==> flow/design.v <==
`timescale 1ns / 1ps
module ALUmod(
    input wire [15:0] A,
    input wire [15:0] B,
    input wire [3:0] opcode,
    output reg [15:0] S,
    input wire [3:0] opext,
    output reg [4:0] CLFZN
    );
always@(A,B,opcode,opext) 
	begin
	  casex({opcode, opext})
	    8'b0000_0101:  
		 begin
		   CLFZN = 0;
		   {CLFZN[4], S} = A + B;
			CLFZN[2] = (~A[15]&~B[15]&S[15]) | (A[15]&B[15]&~S[15]);
		 end
		 8'b0101_xxxx:  
		 begin
			CLFZN = 0;		 
		   {CLFZN[4], S} = A + B;
			CLFZN[2] = (~A[15]&~B[15]&S[15]) | (A[15]&B[15]&S[15]);
		 end
		 8'b0000_0110:  
		 begin
			CLFZN = 0;		 
		   {CLFZN[4], S} = A + B;			 
			CLFZN[2] = CLFZN[4];
		 end
		 8'b0110_xxxx:  
		 begin
			CLFZN = 0;
		   {CLFZN[4],S} = A + B;			 
			CLFZN[2] = CLFZN[4];	 
		 end
		8'b0000_1001:  
		begin
			CLFZN = 0;
			S = B - A;			
			if( A[15] != B[15] && B[15] == S[15]) CLFZN[2] = 1'b1;  
		end
		8'b1001_xxxx:  
		begin
			CLFZN = 0;
			S = B - A;			
			if( A[15] != B[15] && B[15] == S[15]) CLFZN[2] = 1'b1;  
		end 
		8'b0011_xxxx:  
		begin
			CLFZN = {1'b0,
				A > B,
				1'b0,
				A == B,
				$signed(A) > $signed(B)};
			S = 0;
		end 
		8'b1011_xxxx:  
		begin
			CLFZN = {1'b0,
						A > B,
						1'b0,
						A == B,
						$signed(A) > $signed(B)};
		   S = 0;
		end 		
		8'b0000_0001:  
		begin
		   CLFZN = 0;  
			S = A & B;
		end
		8'b0000_0010:  
		begin
			CLFZN = 0; 
			S = A | B;
		end
		8'b0000_0011:  
		begin
			CLFZN = 0;
			S = A ^ B;
		end
		8'b0000_0100:  
		begin
			CLFZN = 0;
			S = !A;
		end
		8'b0000_1100:  
		begin
			CLFZN = 0;
			S = A << 1;
		end
		8'b0000_1110:  
		begin
			CLFZN = 0;
			S = A >> 1;
		end
		8'b1110_xxxx:  
		begin
			CLFZN = 0;
			S = A >> 1;
		end
		8'b0000_0111:  
		begin
			CLFZN = 0;
			S = {A[14:0], A[0]};
		end
		8'b0000_1000:  
		begin
			CLFZN = 0;
			S = {A[15], A[15:1]};
		end
		8'b0000_1101:  
		begin
			CLFZN = 0;
			S = A;
		end
		8'b1000_xxxx:  
		begin
			CLFZN = 0;
			S = A;
		end
		8'b0111_xxxx:  
		begin
			CLFZN = 0;
			S = {A[15:8],B[7:0]};
		end
		default:
		begin
			CLFZN = 0;
			S = 0;
		end
	  endcase
	end
endmodule
`timescale 1ns / 1ps
module BusMux(
    input [1:0] Select,
    input [15:0] InputA,
    input [15:0] InputB,
    input [15:0] InputC,
	 input [15:0] InputD,
    output reg [15:0] Output
    );
	always @(*)
	begin
		case(Select)
			2'h0: Output = InputA;
			2'h1: Output = InputB;
			2'h2: Output = InputC;
			2'h3: Output = InputD;
		endcase
	end
endmodule
module Mux2(
    input [0:0] Select,
    input [15:0] InputA,
    input [15:0] InputB,
    output reg [15:0] Output
    );
	always @(*)
	begin
		case(Select)
			2'h0: Output = InputA;
			2'h1: Output = InputB;
		endcase
	end
endmodule
`timescale 1ns / 1ps
module program_counter(
    input Clock,
    input Reset,
    input increment,
	 input [7:0] In,
    input [15:0] ImmIn,
    input WriteEnable,
    output reg [15:0] PC
    );
always @(posedge Clock, negedge Reset)
begin
	if(~Reset)
		begin
		PC <= 16'H0000;
		end
	else if(WriteEnable == 1'b1)
		begin
		PC <= ImmIn;
		end
	else if(increment == 1'b1)
		begin
		PC <= PC + In;
		PC <= {PC[15],PC[15:0]} + {{9{In[7]}},In[7:0]};
		end
	else
		begin
		PC <= PC;
		end
end
endmodule
`timescale 1ns / 1ps
module Processor_Status_Register(
	 input clock,
	 input reset,
	 input enable,
    input [4:0] CZLFM_in,
    output reg[4:0] CZLFN_out 
    );
always@(posedge clock, negedge reset)
begin
	if (~reset)
		CZLFN_out <= 0;
	else	
	if (enable)
		CZLFN_out <= CZLFM_in;
end
endmodule
`timescale 1ns / 1ps
module Reg16(
    input Clock,
    input Reset,
    input Write,
    input [15:0] In,
    output reg [15:0] Out
    );
	always @(posedge Clock, negedge Reset)
	begin
		if (~Reset)
			Out <= 0;
		else if (Write)
			Out <= In;
	end
endmodule
`timescale 1ns / 1ps
module RegFile2(
    input Clock,
    input Reset,
    input WriteEnable,
    input [3:0] SelectInput,
    input [3:0] SelectA,
    input [3:0] SelectB,
    input [15:0] In,
    output [15:0] A,
    output [15:0] B
    ); 
	 reg [15:0] registers [15:0];
	 always @(posedge Clock, negedge Reset)
	 begin
		if (~Reset)
		begin
		registers[0] <= 16'h0000;
		registers[1] <= 16'h0000;
		registers[2] <= 16'h0000;
		registers[3] <= 16'h0000;
		registers[4] <= 16'h0000;
		registers[5] <= 16'h0000;
		registers[6] <= 16'h0000;
		registers[7] <= 16'h0000;
		registers[8] <= 16'h0000;
		registers[9] <= 16'h0000;
		registers[10] <= 16'h0000;
		registers[11] <= 16'h0000;
		registers[12] <= 16'h0000;
		registers[13] <= 16'h0000;
		registers[14] <= 16'h0000;
		registers[15] <= 16'h0000; 
		end
		else
		begin
			if (WriteEnable)
				registers[SelectInput] <= In;
		end
	end 
	assign A = registers[SelectA];
	assign B = registers[SelectB];
endmodule
`timescale 1ns / 1ps
module SystemClock(
    input Clock,
    input Reset,
    output reg [15:0] Time
    );
	reg [15:0] count;
	always @(posedge Clock, negedge Reset)
	begin
		if (~Reset)
			begin
				Time <= 0;
				count <= 0;
			end
		else
			begin
				if (count > 16'h61a8)
					begin
						Time <= Time + 16'h0001;
						count <= 16'h0000;
					end
				else
					count <= count + 16'h0001;
			end
	end
endmodule
`timescale 1ns / 1ps
module CPU_Controller(
    input Clock,
    input Reset,
    input [15:0] INS,
    input [4:0] PSR,
	 input [7:0] GamePad,
	 input [15:0] SerialDataIn,
	 input SerialValid,
	 input [15:0] Time,
    output reg [3:0] OpCode,
    output reg [3:0] OpExt,
    output reg RegWrite,
    output reg [3:0] RegIn,
    output reg [3:0] RegA,
    output reg [3:0] RegB,
    output reg [15:0] Immediate,
	 output reg [7:0] PCImmediate,
    output reg [1:0] SelALU,
    output reg SelMEM,
    output reg MemRW,
    output reg PCWrite,
    output reg PCIncrement,
    output reg PCReset,
    output reg IRReset,
    output reg IRWrite,
    output reg PSRReset,
	 output reg PSREnable,
	 output reg VGAS_R,
	 output reg VGAS_E,
	 output reg VGAR_R,
	 output reg VGAR_E,
	 output reg SerialWrite,
	 output reg SerialRead
    );
	 reg state;
	always@(posedge Clock, negedge Reset)
	begin
		if (~Reset)
		begin
			state <= 0;
		end
		else
		begin
			state <= ~state;
		end
	end
	always@(*)
	begin
		if (~Reset)
		begin
			OpCode = 0;
			OpExt = 0;
			RegWrite = 0;
			RegA = 0;
			RegB = 0; 
			RegIn = 0;
			Immediate = 0; 
			PCImmediate = 0;
			SelALU = 0;
			SelMEM = 0;
			MemRW = 0;
			PCWrite = 0; 
			PCIncrement = 0;
			PCReset = 0;
			IRReset = 0;
			IRWrite = 0;
			PSRReset = 0;
			PSREnable = 0;
		   VGAS_R = 0;
	      VGAS_E = 0;
	      VGAR_R = 0;
	      VGAR_E = 0;
	      SerialWrite = 0;
			SerialRead = 0;
		end
		else  
		begin
		if (~state)
		begin
			OpCode = 0;
			OpExt = 0;
			RegWrite = 0;
			RegA = 0;
			RegB = 0; 
			RegIn = 0;
			Immediate = 0; 
			PCImmediate = 0;
			SelALU = 0;
			SelMEM = 1;
			MemRW = 0;
			IRWrite = 1;
			PCWrite = 0;
			PCIncrement = 0;
			PCReset = 1;
			IRReset = 1;
			PSRReset = 1;
			PSREnable = 0;
			VGAS_R = 1;
	      VGAS_E = 0;
	      VGAR_R = 1;
	      VGAR_E = 0;
	      SerialWrite = 0;
			SerialRead = 0;
		end
		else
			begin
				PSREnable = 1;
			casex (INS[15:0])
				16'b0000_xxxx_xxxx_xxxx:
					begin
						OpCode = INS[15:12];
						OpExt = INS[11:8];
						RegWrite = 1'b1; 
						RegIn = INS[3:0];
						RegA = INS[7:4];
						RegB = INS[3:0];
						PCImmediate = 8'h01; 
						Immediate = 16'h0000; 
						SelALU = 2'b01; 
						SelMEM = 1'b0; 
						MemRW = 1'b0;
						IRWrite = 1'b0;
						PCWrite = 1'b0;
						PCIncrement = 1'b1; 
						PCReset = 1'b1;
						IRReset = 1'b1;
						PSRReset = 1'b1;
						VGAS_R = 1;
						VGAS_E = 0;
						VGAR_R = 1;
						VGAR_E = 0;
						SerialWrite = 0;
						SerialRead = 0;	
					end
				16'b0001_0000_xxxx_xxxx:
				begin
						OpCode = 4'h0;
						OpExt = 4'h0;
						RegWrite = 1'b0; 
						RegIn = 4'b0;
						RegA = 4'b0;
						RegB = 4'b0;
						if(PSR[1] == 1 || PSR[0] == 1)
							PCImmediate = 8'h01;
						else
							PCImmediate = 8'h02; 
						Immediate = 16'h0000; 
						SelALU = 2'b01; 
						SelMEM = 1'b0; 
						MemRW = 1'b0;
						IRWrite = 1'b0;
						PCWrite = 1'b0;
						PCIncrement = 1'b1; 
						PCReset = 1'b1;
						IRReset = 1'b1;
						PSRReset = 1'b1;
						VGAS_R = 1;
						VGAS_E = 0;
						VGAR_R = 1;
						VGAR_E = 0;
						SerialWrite = 0;
						SerialRead = 0;
				end
				16'b0001_0001_xxxx_xxxx:
				begin
						OpCode = 4'h0;
						OpExt = 4'h0;
						RegWrite = 1'b0; 
						RegIn = 4'b0;
						RegA = 4'b0;
						RegB = 4'b0;
						if(PSR[3] == 1 || PSR[1] == 1)
							PCImmediate = 8'h01;
						else
							PCImmediate = 8'h02; 
						Immediate = 16'h0000; 
						SelALU = 2'b01; 
						SelMEM = 1'b0; 
						MemRW = 1'b0;
						IRWrite = 1'b0;
						PCWrite = 1'b0;
						PCIncrement = 1'b1; 
						PCReset = 1'b1;
						IRReset = 1'b1;
						PSRReset = 1'b1;
						VGAS_R = 1;
						VGAS_E = 0;
						VGAR_R = 1;
						VGAR_E = 0;
						SerialWrite = 0;
						SerialRead = 0;	
				end
				16'b0001_0010_xxxx_xxxx:
				begin
						OpCode = 4'h0;
						OpExt = 4'h0;
						RegWrite = 1'b0; 
						RegIn = 4'b0;
						RegA = 4'b0;
						RegB = 4'b0;
						if(PSR[1] == 1)
							PCImmediate = 8'h01;
						else
							PCImmediate = 8'h02; 
						Immediate = 16'h0000; 
						SelALU = 2'b01; 
						SelMEM = 1'b0; 
						MemRW = 1'b0;
						IRWrite = 1'b0;
						PCWrite = 1'b0;
						PCIncrement = 1'b1; 
						PCReset = 1'b1;
						IRReset = 1'b1;
						PSRReset = 1'b1;
						VGAS_R = 1;
						VGAS_E = 0;
						VGAR_R = 1;
						VGAR_E = 0;
						SerialWrite = 0;
						SerialRead = 0;	
				end
				16'b0001_0011_xxxx_xxxx:
				begin
						OpCode = 4'h0;
						OpExt = 4'h0;
						RegWrite = 1'b0; 
						RegIn = 4'b0;
						RegA = 4'b0;
						RegB = 4'b0;
						if(PSR[1] == 0 && PSR[0] == 0)
							PCImmediate = 8'h01;
						else
							PCImmediate = 8'h02; 
						Immediate = 16'h0000; 
						SelALU = 2'b01; 
						SelMEM = 1'b0; 
						MemRW = 1'b0;
						IRWrite = 1'b0;
						PCWrite = 1'b0;
						PCIncrement = 1'b1; 
						PCReset = 1'b1;
						IRReset = 1'b1;
						PSRReset = 1'b1;
						VGAS_R = 1;
						VGAS_E = 0;
						VGAR_R = 1;
						VGAR_E = 0;
						SerialRead = 0;
						SerialWrite = 0;						
				end
				16'b0001_0100_xxxx_xxxx:
				begin
						OpCode = 4'h0;
						OpExt = 4'h0;
						RegWrite = 1'b0; 
						RegIn = 4'b0;
						RegA = 4'b0;
						RegB = 4'b0;
						if(PSR[3] == 0)
							PCImmediate = 8'h01;
						else
							PCImmediate = 8'h02; 
						Immediate = 16'h0000; 
						SelALU = 2'b01; 
						SelMEM = 1'b0; 
						MemRW = 1'b0;
						IRWrite = 1'b0;
						PCWrite = 1'b0;
						PCIncrement = 1'b1; 
						PCReset = 1'b1;
						IRReset = 1'b1;
						PSRReset = 1'b1;
						VGAS_R = 1;
						VGAS_E = 0;
						VGAR_R = 1;
						VGAR_E = 0;
						SerialRead = 0;
						SerialWrite = 0;						
				end				
				16'b0011_xxxx_xxxx_xxxx:
				begin 
						OpCode = INS[15:12];
						OpExt = INS[11:8];
						RegWrite = 1'b0;
						RegIn = 4'h0;
						RegA = INS[7:4];
						RegB = INS[3:0];
						PCImmediate = 8'h01;
						Immediate = 16'h0000; 
						SelALU = 2'b01; 
						SelMEM = 1'b0; 
						MemRW = 1'b0;
						IRWrite = 1'b0;
						PCWrite = 1'b0;
						PCIncrement = 1'b1; 
						PCReset = 1'b1;
						IRReset = 1'b1;
						PSRReset = 1'b1;
						VGAS_R = 1;
						VGAS_E = 0;
						VGAR_R = 1;
						VGAR_E = 0;
						SerialRead = 0;
						SerialWrite = 0;						
				end
				16'b0101_xxxx_xxxx_xxxx:
				begin
						OpCode = INS[15:12];
						OpExt = INS[11:8];
						RegWrite = 1'b1;
						RegIn = INS[3:0];
						RegA = 4'h0;
						RegB = INS[3:0];
						PCImmediate = 8'h01;
						Immediate = {{8{INS[11]}},INS[11:4]}; 
						SelALU = 2'b00; 
						SelMEM = 1'b0; 
						MemRW = 1'b0;
						IRWrite = 1'b0;
						PCWrite = 1'b0;
						PCIncrement = 1'b1; 
						PCReset = 1'b1;
						IRReset = 1'b1;
						PSRReset = 1'b1;
						VGAS_R = 1;
						VGAS_E = 0;
						VGAR_R = 1;
						VGAR_E = 0;
						SerialRead = 0;
						SerialWrite = 0;						
				end
				16'b0110_xxxx_xxxx_xxxx:
				begin
						OpCode = INS[15:12];
						OpExt = INS[11:8];
						RegWrite = 1'b1;
						RegIn = INS[3:0];
						RegA = 4'h0;
						RegB = INS[3:0];
						PCImmediate = 8'h01;
						Immediate = {{8{1'b0}},INS[11:4]}; 
						SelALU = 2'b00; 
						SelMEM = 1'b0; 
						MemRW = 1'b0;
						IRWrite = 1'b0;
						PCWrite = 1'b0;
						PCIncrement = 1'b1; 
						PCReset = 1'b1;
						IRReset = 1'b1;
						PSRReset = 1'b1;
						VGAS_R = 1;
						VGAS_E = 0;
						VGAR_R = 1;
						VGAR_E = 0;
						SerialRead = 0;
						SerialWrite = 0;						
				end
				16'b0111_xxxx_xxxx_xxxx:
				begin
						OpCode = INS[15:12];
						OpExt = INS[11:8];
						RegWrite = 1'b1;
						RegIn = INS[3:0];
						RegA = 4'h0;
						RegB = INS[3:0];
						PCImmediate = 8'h01;
						Immediate = {INS[11:4],{8{1'b0}}}; 
						SelALU = 2'b00; 
						SelMEM = 1'b0; 
						MemRW = 1'b0;
						IRWrite = 1'b0;
						PCWrite = 1'b0;
						PCIncrement = 1'b1; 
						PCReset = 1'b1;
						IRReset = 1'b1;
						PSRReset = 1'b1;
						VGAS_R = 1;
						VGAS_E = 0;
						VGAR_R = 1;
						VGAR_E = 0;
						SerialRead = 0;
						SerialWrite = 0;						
				end		
				16'b1000_xxxx_xxxx_xxxx:
				begin
						OpCode = INS[15:12];
						OpExt = INS[11:8];
						RegWrite = 1'b1;
						RegIn = INS[3:0];
						RegA = 4'h0;
						RegB = INS[3:0];
						PCImmediate = 8'h01;
						Immediate = {{8{1'b0}},INS[11:4]}; 
						SelALU = 2'b00; 
						SelMEM = 1'b0; 
						MemRW = 1'b0;
						IRWrite = 1'b0;
						PCWrite = 1'b0;
						PCIncrement = 1'b1; 
						PCReset = 1'b1;
						IRReset = 1'b1;
						PSRReset = 1'b1;
						VGAS_R = 1;
						VGAS_E = 0;
						VGAR_R = 1;
						VGAR_E = 0;
						SerialRead = 0;
						SerialWrite = 0;						
				end
				16'b1001_xxxx_xxxx_xxxx:
				begin
						OpCode = INS[15:12];
						OpExt = INS[11:8];
						RegWrite = 1'b1;
						RegIn = INS[3:0];
						RegA = 4'h0;
						RegB = INS[3:0];
						PCImmediate = 8'h01;
						Immediate = {{8{INS[11]}},INS[11:4]}; 
						SelALU = 2'b00; 
						SelMEM = 1'b0; 
						MemRW = 1'b0;
						IRWrite = 1'b0;
						PCWrite = 1'b0;
						PCIncrement = 1'b1; 
						PCReset = 1'b1;
						IRReset = 1'b1;
						PSRReset = 1'b1;
						VGAS_R = 1;
						VGAS_E = 0;
						VGAR_R = 1;
						VGAR_E = 0;
						SerialRead = 0;
						SerialWrite = 0;						
				end
				16'b1010_0000_xxxx_xxxx:
				begin
						OpCode = 4'h0;
						OpExt = 4'h0;
						RegWrite = 1'b0; 
						RegIn = 4'b0;
						RegA = 4'b0;
						RegB = 4'b0;
						if(PSR[1] == 1 || PSR[0] == 1)
							PCImmediate = INS[7:0];
						else
							PCImmediate = 8'h01; 
						Immediate = 16'h0000; 
						SelALU = 2'b01; 
						SelMEM = 1'b0; 
						MemRW = 1'b0;
						IRWrite = 1'b0;
						PCWrite = 1'b0;
						PCIncrement = 1'b1; 
						PCReset = 1'b1;
						IRReset = 1'b1;
						PSRReset = 1'b1;
						VGAS_R = 1;
						VGAS_E = 0;
						VGAR_R = 1;
						VGAR_E = 0;
						SerialRead = 0;
						SerialWrite = 0;						
				end
				16'b1010_0001_xxxx_xxxx:
				begin
						OpCode = 4'h0;
						OpExt = 4'h0;
						RegWrite = 1'b0; 
						RegIn = 4'b0;
						RegA = 4'b0;
						RegB = 4'b0;
						if(PSR[3] == 1 || PSR[1] == 1)
							PCImmediate = INS[7:0];
						else
							PCImmediate = 8'h01; 
						Immediate = 16'h0000; 
						SelALU = 2'b01; 
						SelMEM = 1'b0; 
						MemRW = 1'b0;
						IRWrite = 1'b0;
						PCWrite = 1'b0;
						PCIncrement = 1'b1; 
						PCReset = 1'b1;
						IRReset = 1'b1;
						PSRReset = 1'b1;
						VGAS_R = 1;
						VGAS_E = 0;
						VGAR_R = 1;
						VGAR_E = 0;
						SerialRead = 0;
						SerialWrite = 0;						
				end
				16'b1010_0010_xxxx_xxxx:
				begin
						OpCode = 4'h0;
						OpExt = 4'h0;
						RegWrite = 1'b0; 
						RegIn = 4'b0;
						RegA = 4'b0;
						RegB = 4'b0;
						if(PSR[1] == 1)
							PCImmediate = INS[7:0];
						else
							PCImmediate = 8'h01; 
						Immediate = 16'h0000; 
						SelALU = 2'b01; 
						SelMEM = 1'b0; 
						MemRW = 1'b0;
						IRWrite = 1'b0;
						PCWrite = 1'b0;
						PCIncrement = 1'b1; 
						PCReset = 1'b1;
						IRReset = 1'b1;
						PSRReset = 1'b1;
						VGAS_R = 1;
						VGAS_E = 0;
						VGAR_R = 1;
						VGAR_E = 0;
						SerialRead = 0;
						SerialWrite = 0;						
				end
				16'b1010_0011_xxxx_xxxx:
				begin
						OpCode = 4'h0;
						OpExt = 4'h0;
						RegWrite = 1'b0; 
						RegIn = 4'b0;
						RegA = 4'b0;
						RegB = 4'b0;
						if(PSR[1] == 0 && PSR[0] == 0)
							PCImmediate = INS[7:0];
						else
							PCImmediate = 8'h01; 
						Immediate = 16'h0000; 
						SelALU = 2'b01; 
						SelMEM = 1'b0; 
						MemRW = 1'b0;
						IRWrite = 1'b0;
						PCWrite = 1'b0;
						PCIncrement = 1'b1; 
						PCReset = 1'b1;
						IRReset = 1'b1;
						PSRReset = 1'b1;
						VGAS_R = 1;
						VGAS_E = 0;
						VGAR_R = 1;
						VGAR_E = 0;
						SerialRead = 0;
						SerialWrite = 0;						
				end
				16'b1010_0100_xxxx_xxxx:
				begin
						OpCode = 4'h0;
						OpExt = 4'h0;
						RegWrite = 1'b0; 
						RegIn = 4'b0;
						RegA = 4'b0;
						RegB = 4'b0;
						if(PSR[3] == 0)
							PCImmediate = INS[7:0];
						else
							PCImmediate = 8'h01; 
						Immediate = 16'h0000; 
						SelALU = 2'b01; 
						SelMEM = 1'b0; 
						MemRW = 1'b0;
						IRWrite = 1'b0;
						PCWrite = 1'b0;
						PCIncrement = 1'b1; 
						PCReset = 1'b1;
						IRReset = 1'b1;
						PSRReset = 1'b1;
						VGAS_R = 1;
						VGAS_E = 0;
						VGAR_R = 1;
						VGAR_E = 0;
						SerialRead = 0;
						SerialWrite = 0;						
				end
				16'b1010_0101_xxxx_xxxx:
				begin
						OpCode = 4'h0;
						OpExt = 4'h0;
						RegWrite = 1'b0; 
						RegIn = 4'b0;
						RegA = 4'b0;
						RegB = 4'b0;
						PCImmediate = INS[7:0]; 
						Immediate = 16'h0000; 
						SelALU = 2'b01; 
						SelMEM = 1'b0; 
						MemRW = 1'b0;
						IRWrite = 1'b0;
						PCWrite = 1'b0;
						PCIncrement = 1'b1; 
						PCReset = 1'b1;
						IRReset = 1'b1;
						PSRReset = 1'b1;
						VGAS_R = 1;
						VGAS_E = 0;
						VGAR_R = 1;
						VGAR_E = 0;
						SerialRead = 0;
						SerialWrite = 0;						
				end				
				16'b1100_0000_xxxx_xxxx:
				begin
						OpCode = 4'b0000;
						OpExt = 4'b1101;
						RegWrite = 1'b0; 
						RegIn = 4'b0;
						RegA = INS[7:4];
						RegB = 4'b0;
						PCImmediate = 8'h00;
						Immediate = 16'h0000; 
						SelALU = 2'b01; 
						SelMEM = 1'b0; 
						MemRW = 1'b0;
						IRWrite = 1'b0;
						PCWrite = 1'b1;
						PCIncrement = 1'b0; 
						PCReset = 1'b1;
						IRReset = 1'b1;
						PSRReset = 1'b1;
						VGAS_R = 1;
						VGAS_E = 0;
						VGAR_R = 1;
						VGAR_E = 0;
						SerialRead = 0;
						SerialWrite = 0;						
				end
				16'b1100_0001_xxxx_xxxx:
				begin
						OpCode = 4'b0000;
						OpExt = 4'b1101;
						RegWrite = 1'b1; 
						RegIn = INS[3:0];
						RegA = 4'b0;
						RegB = 4'b0;
						PCImmediate = 8'h01;
						Immediate = 16'h0000; 
						SelALU = 2'b11; 
						SelMEM = 1'b0; 
						MemRW = 1'b0;
						IRWrite = 1'b0;
						PCWrite = 1'b0;
						PCIncrement = 1'b1; 
						PCReset = 1'b1;
						IRReset = 1'b1;
						PSRReset = 1'b1;
						VGAS_R = 1;
						VGAS_E = 0;
						VGAR_R = 1;
						VGAR_E = 0;
						SerialRead = 0;
						SerialWrite = 0;						
				end
				16'b1011_xxxx_xxxx_xxxx:
				begin 
						OpCode = INS[15:12];
						OpExt = INS[11:8];
						RegWrite = 1'b0;
						RegIn = 4'h0;
						RegA = INS[7:4];
						RegB = INS[3:0];
						PCImmediate = 8'h01;
						Immediate = {{8{INS[11]}},INS[11:4]}; 
						SelALU = 2'b00; 
						SelMEM = 1'b0; 
						MemRW = 1'b0;
						IRWrite = 1'b0;
						PCWrite = 1'b0;
						PCIncrement = 1'b1; 
						PCReset = 1'b1;
						IRReset = 1'b1;
						PSRReset = 1'b1;
						VGAS_R = 1;
						VGAS_E = 0;
						VGAR_R = 1;
						VGAR_E = 0;
						SerialRead = 0;
						SerialWrite = 0;						
				end
				16'b0100_0000_XXXX_XXXX:
				begin
						OpCode = 4'b0000;
						OpExt = 4'b1101;
						RegWrite = 1'b1;
						RegIn = INS[3:0];
						RegA = 4'h0;
						RegB = INS[7:4];
						PCImmediate = 8'h01;
						Immediate = 16'h0000; 
						SelALU = 2'b10; 
						SelMEM = 1'b0; 
						MemRW = 1'b0;
						IRWrite = 1'b0;
						PCWrite = 1'b0;
						PCIncrement = 1'b1; 
						PCReset = 1'b1;
						IRReset = 1'b1;
						PSRReset = 1'b1;
						VGAS_R = 1;
						VGAS_E = 0;
						VGAR_R = 1;
						VGAR_E = 0;
						SerialRead = 0;
						SerialWrite = 0;						
				end
				16'b0100_0001_XXXX_XXXX:
				begin
						OpCode = 4'b0000;
						OpExt = 4'b1101;
						RegWrite = 1'b0;
						RegIn = 4'h0;
						RegA = INS[3:0];
						RegB = INS[7:4];
						PCImmediate = 8'h01;
						Immediate = 16'h0000; 
						SelALU = 2'b01; 
						SelMEM = 1'b0; 
						MemRW = 1'b1;
						IRWrite = 1'b1;
						PCWrite = 1'b0;
						PCIncrement = 1'b1; 
						PCReset = 1'b1;
						IRReset = 1'b1;
						PSRReset = 1'b1;
						VGAS_R = 1;
						VGAS_E = 0;
						VGAR_R = 1;
						VGAR_E = 0;
						SerialRead = 0;
						SerialWrite = 0;						
				end
				16'b1101_0000_xxxx_xxxx:
				begin
						OpCode = 4'b0000;
						OpExt = 4'b1101;
						RegWrite = 1'b0;
						RegIn = 4'h0;
						RegA = INS[7:4];
						RegB = 4'h0;
						PCImmediate = 8'h01;
						Immediate = 16'h0000; 
						SelALU = 2'b01; 
						SelMEM = 1'b0; 
						MemRW = 1'b0;
						IRWrite = 1'b0;
						PCWrite = 1'b0;
						PCIncrement = 1'b1; 
						PCReset = 1'b1;
						IRReset = 1'b1;
						PSRReset = 1'b1;
						VGAS_R = 1;
						VGAS_E = 1;
						VGAR_R = 1;
						VGAR_E = 0;
						SerialRead = 0;
						SerialWrite = 0;						
				end	
				16'b1101_0001_xxxx_xxxx:
				begin
						OpCode = 4'b0000;
						OpExt = 4'b1101;
						RegWrite = 1'b0;
						RegIn = 4'h0;
						RegA = INS[7:4];
						RegB = 4'h0;
						PCImmediate = 8'h01;
						Immediate = 16'h0000; 
						SelALU = 2'b01; 
						SelMEM = 1'b0; 
						MemRW = 1'b0;
						IRWrite = 1'b0;
						PCWrite = 1'b0;
						PCIncrement = 1'b1; 
						PCReset = 1'b1;
						IRReset = 1'b1;
						PSRReset = 1'b1;
						VGAS_R = 1;
						VGAS_E = 0;
						VGAR_R = 1;
						VGAR_E = 1;
						SerialRead = 0;
						SerialWrite = 0;						
				end	
				16'b1101_0010_xxxx_xxxx:
				begin
						OpCode = 4'b0000;
						OpExt = 4'b1101;
						RegWrite = SerialValid; 
						RegIn = INS[3:0];
						RegA = 4'b0;
						RegB = 4'b0;
						if(~SerialValid)
							PCImmediate = 8'h01;
						else
							PCImmediate = 8'h02; 
						Immediate = SerialDataIn; 
						SelALU = 2'b00; 
						SelMEM = 1'b0; 
						MemRW = 1'b0;
						IRWrite = 1'b0;
						PCWrite = 1'b0;
						PCIncrement = 1'b1; 
						PCReset = 1'b1;
						IRReset = 1'b1;
						PSRReset = 1'b1;
						VGAS_R = 1;
						VGAS_E = 0;
						VGAR_R = 1;
						VGAR_E = 0;
						SerialRead = 1;
						SerialWrite = 0;						
				end
				16'b1101_0011_xxxx_xxxx:
				begin
						OpCode = 4'b0000;
						OpExt = 4'b1101;
						RegWrite = 1'b0; 
						RegIn = 4'b0;
						RegA = INS[7:4];
						RegB = 4'b0;
						PCImmediate = 8'h01; 
						Immediate = 16'h0000; 
						SelALU = 2'b01; 
						SelMEM = 1'b0; 
						MemRW = 1'b0;
						IRWrite = 1'b0;
						PCWrite = 1'b0;
						PCIncrement = 1'b1; 
						PCReset = 1'b1;
						IRReset = 1'b1;
						PSRReset = 1'b1;
						VGAS_R = 1;
						VGAS_E = 0;
						VGAR_R = 1;
						VGAR_E = 0;
						SerialRead = 0;
						SerialWrite = 1;						
				end				
				16'b1101_0100_xxxx_xxxx:
				begin
						OpCode = 4'b0000;
						OpExt = 4'b1101;
						RegWrite = 1'b1;
						RegIn = INS[3:0];
						RegA = 4'h0;
						RegB = 4'h0;
						PCImmediate = 8'h01;
						Immediate = {8'h00,GamePad[7:0]}; 
						SelALU = 2'b00; 
						SelMEM = 1'b0; 
						MemRW = 1'b0;
						IRWrite = 1'b0;
						PCWrite = 1'b0;
						PCIncrement = 1'b1; 
						PCReset = 1'b1;
						IRReset = 1'b1;
						PSRReset = 1'b1;
						VGAS_R = 1;
						VGAS_E = 0;
						VGAR_R = 1;
						VGAR_E = 0;
						SerialRead = 0;
						SerialWrite = 0;						
				end
				16'b1101_0101_xxxx_xxxx:
				begin
						OpCode = 4'b0000;
						OpExt = 4'b1101;
						RegWrite = 1'b1;
						RegIn = INS[3:0];
						RegA = 4'h0;
						RegB = 4'h0;
						PCImmediate = 8'h01;
						Immediate = Time; 
						SelALU = 2'b00; 
						SelMEM = 1'b0; 
						MemRW = 1'b0;
						IRWrite = 1'b0;
						PCWrite = 1'b0;
						PCIncrement = 1'b1; 
						PCReset = 1'b1;
						IRReset = 1'b1;
						PSRReset = 1'b1;
						VGAS_R = 1;
						VGAS_E = 0;
						VGAR_R = 1;
						VGAR_E = 0;
						SerialRead = 0;
						SerialWrite = 0;						
				end								
				16'bXXXX_XXXX_XXXX_XXXX:
				begin
						OpCode = 0;
						OpExt = 0;
						RegWrite = 1'b0;
						RegIn = 0;
						RegA = 0;
						RegB = 0;
						PCImmediate = 8'h01;
						Immediate = {{8{1'b1}},INS[11:4]}; 
						SelALU = 2'b00; 
						SelMEM = 2'b00; 
						MemRW = 1'b0;
						IRWrite = 1'b0;
						PCWrite = 1'b0;
						PCIncrement = 1'b1; 
						PCReset = 1'b1;
						IRReset = 1'b1;
						PSRReset = 1'b1;
						VGAS_R = 1;
						VGAS_E = 0;
						VGAR_R = 1;
						VGAR_E = 0;
						SerialRead = 0;
						SerialWrite = 0;						
				end
			endcase
			end
		end
	end
endmodule
`timescale 1ns / 1ps
module CPU(
    input Clock,
    input Reset,
    input [15:0] Mem_Data,
	 input SerialValid,
	 input [15:0] SerialDataIn,
	 input [7:0] GamePad,
    output [15:0] Mem_Addr,
    output Mem_Write,
    output [15:0] Data_Out,
	 output [15:0] VGA_Start,
	 output [15:0] VGA_Row,
	 output SerialSend,
	 output SerialRead,
	 output [15:0] SerialDataOut
    );
	 wire [15:0] INS_TO_CPU;
	 wire [4:0] PSR_TO_CPU;
	 wire [3:0] OpCode;
	 wire [3:0] OpExt;
	 wire [3:0] RegIn;
	 wire [3:0] RegA;
	 wire [3:0] RegB;
	 wire [15:0] Immediate;
	 wire [7:0] PCImmediate;
	 wire [1:0] SelALU;
	 wire [15:0] A_to_Mux;
	 wire [15:0] A_to_ALU;
	 wire [15:0] B;
	 wire [15:0] S;
	 wire [15:0] PC_OUT;
	 wire [4:0] ALU_TO_PSR;
	 wire [15:0] Time;
	 CPU_Controller CPU_Control(Clock, Reset, INS_TO_CPU, PSR_TO_CPU, 
											GamePad, SerialDataIn, SerialValid, Time,
											OpCode, OpExt, RegWrite, RegIn, RegA, RegB, 
											Immediate, PCImmediate, SelALU, SelMEM, 
											Mem_Write, PCWrite, PCIncrement, 
											PCReset, IRReset, IRWrite, PSRReset, PSREnable,
											VGAS_R, VGAS_E, VGAR_R, VGAR_E,
											SerialSend, SerialRead);
	 RegFile2 rf(Clock, Reset, RegWrite, RegIn, RegA, RegB, S, A_to_Mux, B);
	 ALUmod brain(A_to_ALU, B, OpCode, S, OpExt, ALU_TO_PSR);
	 BusMux alu_mux(SelALU, Immediate, A_to_Mux, Mem_Data, PC_OUT, A_to_ALU);
	 Mux2 mem_mux(SelMEM, B, PC_OUT, Mem_Addr);
	 program_counter pc(Clock, PCReset, PCIncrement, PCImmediate, S, PCWrite, PC_OUT);
	 Processor_Status_Register psr( Clock, PSRReset, PSREnable, ALU_TO_PSR, PSR_TO_CPU);
	 Reg16 InstructionRegister( Clock, IRReset,IRWrite, Mem_Data, INS_TO_CPU);
	 Reg16 VGASRegister( Clock, VGAS_R, VGAS_E, S, VGA_Start);
	 Reg16 VGARRegister( Clock, VGAR_R, VGAR_E, S, VGA_Row);
	 SystemClock timer(Clock, Reset, Time);
	 assign Data_Out = S;
	 assign SerialDataOut = S;
endmodule
==> From RTL to reports: CPU <==
The steps from the RTL of CPU to its reports follow in flow order.
Line numbers count from 1 in the design file above.
{ "inputs": {"top": "CPU", "clk_port": "Clock", "library": "sky130hd", "pvt_corner": "tt_025C_1v80"} }

==> Elaborated design <==
Source: Yosys, flattened and elaborated. Widths are those after wreduce. Registers that Yosys merges into a memory's read port (data or address) are not register bits. Print and check cells do not count.
{ "bits": {"ff_bits": 357, "in_bits": 43, "output_inout_bits": 83, "elab_cells": 269} }
{ "classes": {"add_sub_neg": 5, "n_cmp": 3, "equal": 99, "n_mux": 78, "logic": 17, "n_reduce_logical": 43} }
{ "ops": {"columns": ["cell", "n"], "rows": [
  ["case mux 16 bit (select 16 bit)", 2],
  ["case mux 16 bit (select 12 bit)", 1],
  ["equality test 4 bit with constant B", 31],
  ["equality test 8 bit with constant B", 14],
  ["case mux 16 bit (select 7 bit)", 1],
  ["case mux 8 bit (select 13 bit)", 1],
  ["2-to-1 mux 16 bit", 5],
  ["equality test 4 x 3 -> 1 bit with constant B", 18],
  ["case mux 16 bit (select 4 bit)", 1],
  ["2-to-1 mux 8 bit", 7],
  ["2-to-1 mux 4 bit", 12],
  ["equality test 8 x 4 -> 1 bit with constant B", 5],
  ["equality test 8 x 5 -> 1 bit with constant B", 5],
  ["adder 16 x 1 -> 16 bit with constant B", 2],
  ["> comparator 16 bit", 2],
  ["AND reduction 2 bit", 16],
  ["equality test 4 x 2 -> 1 bit with constant B", 8],
  ["equality test 8 x 3 -> 1 bit with constant B", 4],
  ["case mux 16 bit (select 2 bit)", 1],
  ["2-to-1 mux 1 bit", 32],
  ["case mux 4 bit (select 2 bit)", 3],
  ["OR reduction 10 bit", 2],
  ["OR reduction 20 bit", 1],
  ["OR reduction 18 bit", 1],
  ["2-to-1 mux 2 bit", 9],
  ["adder 16 x 16 -> 17 bit", 1],
  ["> comparator 16 x 15 -> 1 bit with constant B", 1],
  ["subtractor 16 bit", 1]
]} }
Other operator kinds: 31; their cells: 58.

==> Longest topological paths <==
Depth = most cells in a row (Yosys ltp): at word level without a register or memory, in the mapped netlist without a sequential cell, where the memories' decode and read muxes count.
{ "depth": {"ltp_word": 13, "ABC_AREA": 0, "ltp_mapped": 30, "depth_no_buf": 25} }

==> Netlist <==
The flow's flattened synthesis, as Yosys stat reports it; memories are mapped. The netlist is that of the ABC_AREA named above (0 if unset); the other value can give another one.
{ "mapped": {"mapped_cells": 2645, "mapped_area_um2": 23497.5, "seq_area_um2": 8908.5, "ff_cells": 356, "buffers": 227} }
{ "by_type": {"columns": ["type", "n"], "rows": [
  ["sky130_fd_sc_hd__dfrtp_1", 356],
  ["sky130_fd_sc_hd__mux2_2", 128],
  ["sky130_fd_sc_hd__a21oi_1", 213],
  ["sky130_fd_sc_hd__ha_1", 82],
  ["sky130_fd_sc_hd__nor2_1", 260],
  ["sky130_fd_sc_hd__o21ai_0", 169],
  ["sky130_fd_sc_hd__nand2_1", 205],
  ["sky130_fd_sc_hd__a22oi_1", 100],
  ["sky130_fd_sc_hd__clkbuf_1", 163],
  ["sky130_fd_sc_hd__a222oi_1", 47],
  ["sky130_fd_sc_hd__a221oi_1", 39],
  ["sky130_fd_sc_hd__nand3_1", 68],
  ["sky130_fd_sc_hd__inv_1", 88],
  ["sky130_fd_sc_hd__a22o_1", 28],
  ["sky130_fd_sc_hd__and3_1", 38],
  ["sky130_fd_sc_hd__nand4_1", 32],
  ["sky130_fd_sc_hd__nor3_1", 38],
  ["sky130_fd_sc_hd__xnor2_1", 20]
]} }
Other cell types: 83; their cells: 571.
The figures by module come from a second, unflattened synthesis with its own total; it is not the netlist above.
{ "hier_totals": {"hier_cells": 2391, "area_unflattened_um2": 24896.4} }
Rows give one instance, submodules left out.
{ "modules": {"columns": ["module", "n_inst", "n_cells", "area_um2"], "rows": [
  ["RegFile2", 1, 1170, 13839.5],
  ["ALUmod", 1, 505, 3569.7],
  ["Reg16", 3, 34, 649.4],
  ["CPU_Controller", 1, 236, 1540.2],
  ["SystemClock", 1, 139, 1526.5],
  ["program_counter", 1, 175, 1497.7],
  ["BusMux", 1, 20, 424.2],
  ["Mux2", 1, 18, 249.0],
  ["Processor_Status_Register", 1, 10, 181.4],
  ["CPU", 1, 16, 120.1]
]} }

==> Path before layout <==
Path of least setup slack by OpenSTA after synthesis, without wires, with an ideal clock, recovery checks aside; 20% of the period is set as input and as output delay. Where synthesis merged equal registers, the netlist keeps one of their names.
{ "synth_timing": {"path_kind": "input -> output", "from": "input Reset", "to": "output SerialDataOut[14]", "period_ns": 13.0, "in_delay_ns": 2.600, "t_arrival_ns": 8.193, "required_time_ns": 10.400, "setup_slack_ns": 2.207, "path_delay_ns": 5.593, "stages": 28, "period_less_setup_slack_ns": 10.793} }
"path_delay_ns" = arrival - input delay + setup time.
At an output port there is no setup time.
"stages": output pins that drive a net of the path, with the launching flip-flop's if there is one; two outputs of one cell count as two.
"period_less_setup_slack_ns" = period - worst setup slack (recovery checks aside). The figure is calculated, with input and output delays left at 20% of the set period.
Between the ends stands the longest chain of elaborated cells between them, by number of cells; it is not shown to be the way that was timed. Of several equally long chains one is given.
Each line given opens the expression or statement behind the cell; cells for indexed reads and writes are added by Yosys, which also makes memories of some case tables.
{ "synth_via": {"cell_sequence": "sky130_fd_sc_hd__clkbuf_1 -> sky130_fd_sc_hd__and2_1 -> sky130_fd_sc_hd__buf_2 -> sky130_fd_sc_hd__nand2_1 -> sky130_fd_sc_hd__a311o_1 -> sky130_fd_sc_hd__a21oi_1 -> sky130_fd_sc_hd__buf_2 -> sky130_fd_sc_hd__buf_1 -> sky130_fd_sc_hd__a22oi_1 -> sky130_fd_sc_hd__o22a_1 -> sky130_fd_sc_hd__a31o_2 -> sky130_fd_sc_hd__inv_1 -> sky130_fd_sc_hd__ha_1 -> sky130_fd_sc_hd__inv_1 -> sky130_fd_sc_hd__fa_1 -> sky130_fd_sc_hd__nor2b_1 -> sky130_fd_sc_hd__o21ai_0 -> sky130_fd_sc_hd__a21oi_1 -> sky130_fd_sc_hd__o211ai_1 -> sky130_fd_sc_hd__a2111oi_0 -> sky130_fd_sc_hd__o31ai_1 -> sky130_fd_sc_hd__o31ai_1 -> sky130_fd_sc_hd__o221a_2 -> sky130_fd_sc_hd__o2111a_1 -> sky130_fd_sc_hd__clkbuf_1 -> sky130_fd_sc_hd__clkbuf_1 -> sky130_fd_sc_hd__inv_1 -> sky130_fd_sc_hd__buf_4", "elab_chain_len": 6, "cone_cells": 73, "classes_between": "add/sub: 2; eq/ne: 51; mux: 10; logic: 3; reduce/logical: 7"} }
{ "synth_rtl": {"columns": ["element", "line", "text"], "rows": [
  ["start, declared", 1231, "input Reset,"],
  ["2-to-1 mux 4 bit", 350, "if (~Reset)"],
  ["equality test 4 bit", 272, "assign A = registers[SelectA];"],
  ["case mux 16 bit (select 16 bit)", 272, null],
  ["case mux 16 bit (select 4 bit)", 146, "case(Select)"],
  ["subtractor 16 bit", 40, "S = B - A;"],
  ["case mux 16 bit (select 12 bit)", 12, "casex({opcode, opext})"],
  ["end, declared", 1243, "output [15:0] SerialDataOut"]
]} }
Nets of the timed path that keep an RTL name, with a line that drives or declares them; the list need not be complete.
{ "synth_nets": {"columns": ["signal", "line"], "rows": [
  ["Data_Out[14]", 12]
]} }

==> Timing after layout <==
From the final timing report of job 2: the path of least setup slack in the routed layout; clock arrival at registers is part of the times.
{ "layout_timing": {"path_kind": "input -> output", "from": "input Reset", "to": "output Data_Out[14]", "period_ns": 13.0, "in_delay_ns": 2.60, "t_arrival_ns": 10.03, "required_time_ns": 10.40, "setup_slack_ns": 0.37, "stages": 22} }
Between the ends stands the longest chain of elaborated cells between them, by number of cells; it is not shown to be the way that was timed. Of several equally long chains one is given.
{ "layout_via": {"cell_sequence": "sky130_fd_sc_hd__buf_8 -> sky130_fd_sc_hd__nand2_2 -> sky130_fd_sc_hd__nor4_1 -> sky130_fd_sc_hd__o21ai_1 -> sky130_fd_sc_hd__and2_1 -> sky130_fd_sc_hd__buf_4 -> sky130_fd_sc_hd__a221oi_1 -> sky130_fd_sc_hd__a21oi_1 -> sky130_fd_sc_hd__a2111o_1 -> sky130_fd_sc_hd__o21a_1 -> sky130_fd_sc_hd__ha_1 -> sky130_fd_sc_hd__o21ai_0 -> sky130_fd_sc_hd__a21oi_1 -> sky130_fd_sc_hd__o211ai_1 -> sky130_fd_sc_hd__a2111oi_0 -> sky130_fd_sc_hd__buf_4 -> sky130_fd_sc_hd__o31ai_1 -> sky130_fd_sc_hd__o31ai_1 -> sky130_fd_sc_hd__o221a_2 -> sky130_fd_sc_hd__o2111a_1 -> sky130_fd_sc_hd__inv_1 -> sky130_fd_sc_hd__clkdlybuf4s50_1", "elab_chain_len": 6, "cone_cells": 73, "classes_between": "add/sub: 2; eq/ne: 51; mux: 10; logic: 3; reduce/logical: 7"} }
{ "layout_rtl": {"columns": ["element", "line", "text"], "rows": [
  ["start, declared", 1231, "input Reset,"],
  ["2-to-1 mux 4 bit", 350, "if (~Reset)"],
  ["equality test 4 bit", 272, "assign A = registers[SelectA];"],
  ["case mux 16 bit (select 16 bit)", 272, null],
  ["case mux 16 bit (select 4 bit)", 146, "case(Select)"],
  ["subtractor 16 bit", 40, "S = B - A;"],
  ["case mux 16 bit (select 12 bit)", 12, "casex({opcode, opext})"],
  ["end, declared", 1238, "output [15:0] Data_Out,"]
]} }

Lab notebook: CPU

Module CPU, platform sky130hd: 3 stored runs of the flow (Yosys, OpenROAD) with differing settings, in no particular order. Input and output delays are each 20% of the period that was set; the output load is 0.01 pF.
"timing.achieved_period_ns" means the clock period less the worst setup slack. The figure is calculated, with input and output delays left at 20% of the set period.
"worst_path_ns": the worst setup path's part of the clock period (all of it between registers, 20% less for each end at a port) less its slack. A launch clock that arrives late makes it longer, a capture clock that arrives late makes it shorter.
"power_total_w" rests on the timing tool's default activity at the inputs, not on a simulated workload.

Job 1
==> flow/run.sh <==
#!/bin/bash
# the make line also repeats the synthesis and layout settings of config.mk as NAME=value (left out here)
make -C /OpenROAD-flow-scripts/flow DESIGN_CONFIG=/design/flow/config.mk WORK_HOME=/design/flow/orfs CLKGATE_MAP_FILE= finish
==> flow/config.mk <==
export PLATFORM = sky130hd
export DESIGN_NAME = CPU
export DESIGN_NICKNAME = CPU
export VERILOG_FILES = /design/flow/design.v
export SDC_FILE = /design/flow/constraint.sdc
export NUM_CORES = 4
export LEC_CHECK = 0
export CAP_MARGIN = 15
export CELL_PAD_IN_SITES_DETAIL_PLACEMENT = 2
export CORE_MARGIN = 2
export CORE_UTILIZATION = 40
export CTS_CLUSTER_DIAMETER = 292
export CTS_CLUSTER_SIZE = 76
export GPL_ROUTABILITY_DRIVEN = 0
export GPL_TIMING_DRIVEN = 0
export HOLD_SLACK_MARGIN = -0.01
export MAX_ROUTING_LAYER = met4
export MIN_ROUTING_LAYER = met1
export PLACE_DENSITY_LB_ADDON = 0.28
export SETUP_SLACK_MARGIN = 0.26
export SLEW_MARGIN = 5
==> flow/constraint.sdc <==
create_clock -name core_clock -period 13.0 [get_ports {Clock}]
set_input_delay 2.6000 -clock core_clock [delete_from_list [all_inputs] [get_ports {Clock}]]
set_output_delay 2.6000 -clock core_clock [all_outputs]
set_load 0.01 [all_outputs]

==> results of job 1, as JSON <==
{
  "outcome": "unfinished; error GRT-0116 in routing"
}

Job 2
==> flow/run.sh <==
#!/bin/bash
# the make line also repeats the synthesis and layout settings of config.mk as NAME=value (left out here)
make -C /OpenROAD-flow-scripts/flow DESIGN_CONFIG=/design/flow/config.mk WORK_HOME=/design/flow/orfs CLKGATE_MAP_FILE= finish
==> flow/config.mk <==
export PLATFORM = sky130hd
export DESIGN_NAME = CPU
export DESIGN_NICKNAME = CPU
export VERILOG_FILES = /design/flow/design.v
export SDC_FILE = /design/flow/constraint.sdc
export NUM_CORES = 4
export LEC_CHECK = 0
export CAP_MARGIN = 20
export CORE_MARGIN = 2
export CORE_UTILIZATION = 40
export PLACE_DENSITY = 0.6
export SLEW_MARGIN = 20
==> flow/constraint.sdc <==
create_clock -name core_clock -period 13.0 [get_ports {Clock}]
set_input_delay 2.6000 -clock core_clock [delete_from_list [all_inputs] [get_ports {Clock}]]
set_output_delay 2.6000 -clock core_clock [all_outputs]
set_load 0.01 [all_outputs]

==> results of job 2, as JSON <==
{
  "ws_setup_ns": 0.370,
  "final_hold_ws_ns": 0.487,
  "timing.achieved_period_ns": 12.630,
  "final_stdcell_area_um2": 27431.3,
  "utilization_pct": 47.4,
  "total_die_area_um2": 60698.2,
  "synthArea_um2": 23497.5,
  "power_total_w": 0.004754,
  "worst_path_ns": 7.43,
  "worst_setup_path_type": "input -> output",
  "total_negative_slack_ns": 0.000
}

Job 3
==> flow/run.sh <==
#!/bin/bash
# the make line also repeats the synthesis and layout settings of config.mk as NAME=value (left out here)
make -C /OpenROAD-flow-scripts/flow DESIGN_CONFIG=/design/flow/config.mk WORK_HOME=/design/flow/orfs CLKGATE_MAP_FILE= finish
==> flow/config.mk <==
export PLATFORM = sky130hd
export DESIGN_NAME = CPU
export DESIGN_NICKNAME = CPU
export VERILOG_FILES = /design/flow/design.v
export SDC_FILE = /design/flow/constraint.sdc
export NUM_CORES = 4
export LEC_CHECK = 0
export ABC_AREA = 0
export CAP_MARGIN = 20
export CELL_PAD_IN_SITES_GLOBAL_PLACEMENT = 3
export CORE_MARGIN = 9
export CORE_UTILIZATION = 43
export MAX_ROUTING_LAYER = met4
export MIN_ROUTING_LAYER = met1
export PLACE_DENSITY = 0.8
export SLEW_MARGIN = 20
export TNS_END_PERCENT = 35
==> flow/constraint.sdc <==
create_clock -name core_clock -period 9.22 [get_ports {Clock}]
set_input_delay 1.8440 -clock core_clock [delete_from_list [all_inputs] [get_ports {Clock}]]
set_output_delay 1.8440 -clock core_clock [all_outputs]
set_load 0.01 [all_outputs]

==> results of job 3, as JSON <==
{
  "final_hold_ws_ns": 0.482,
  "power_total_w": 0.007055,
  "ws_setup_ns": 0.073,
  "final_stdcell_area_um2": 28957.8,
  "total_die_area_um2": 63385.6,
  "utilization_pct": 53.7,
  "total_negative_slack_ns": 0.000,
  "synthArea_um2": 23497.5,
  "worst_path_ns": 5.46,
  "worst_setup_path_type": "input -> output",
  "timing.achieved_period_ns": 9.147
}
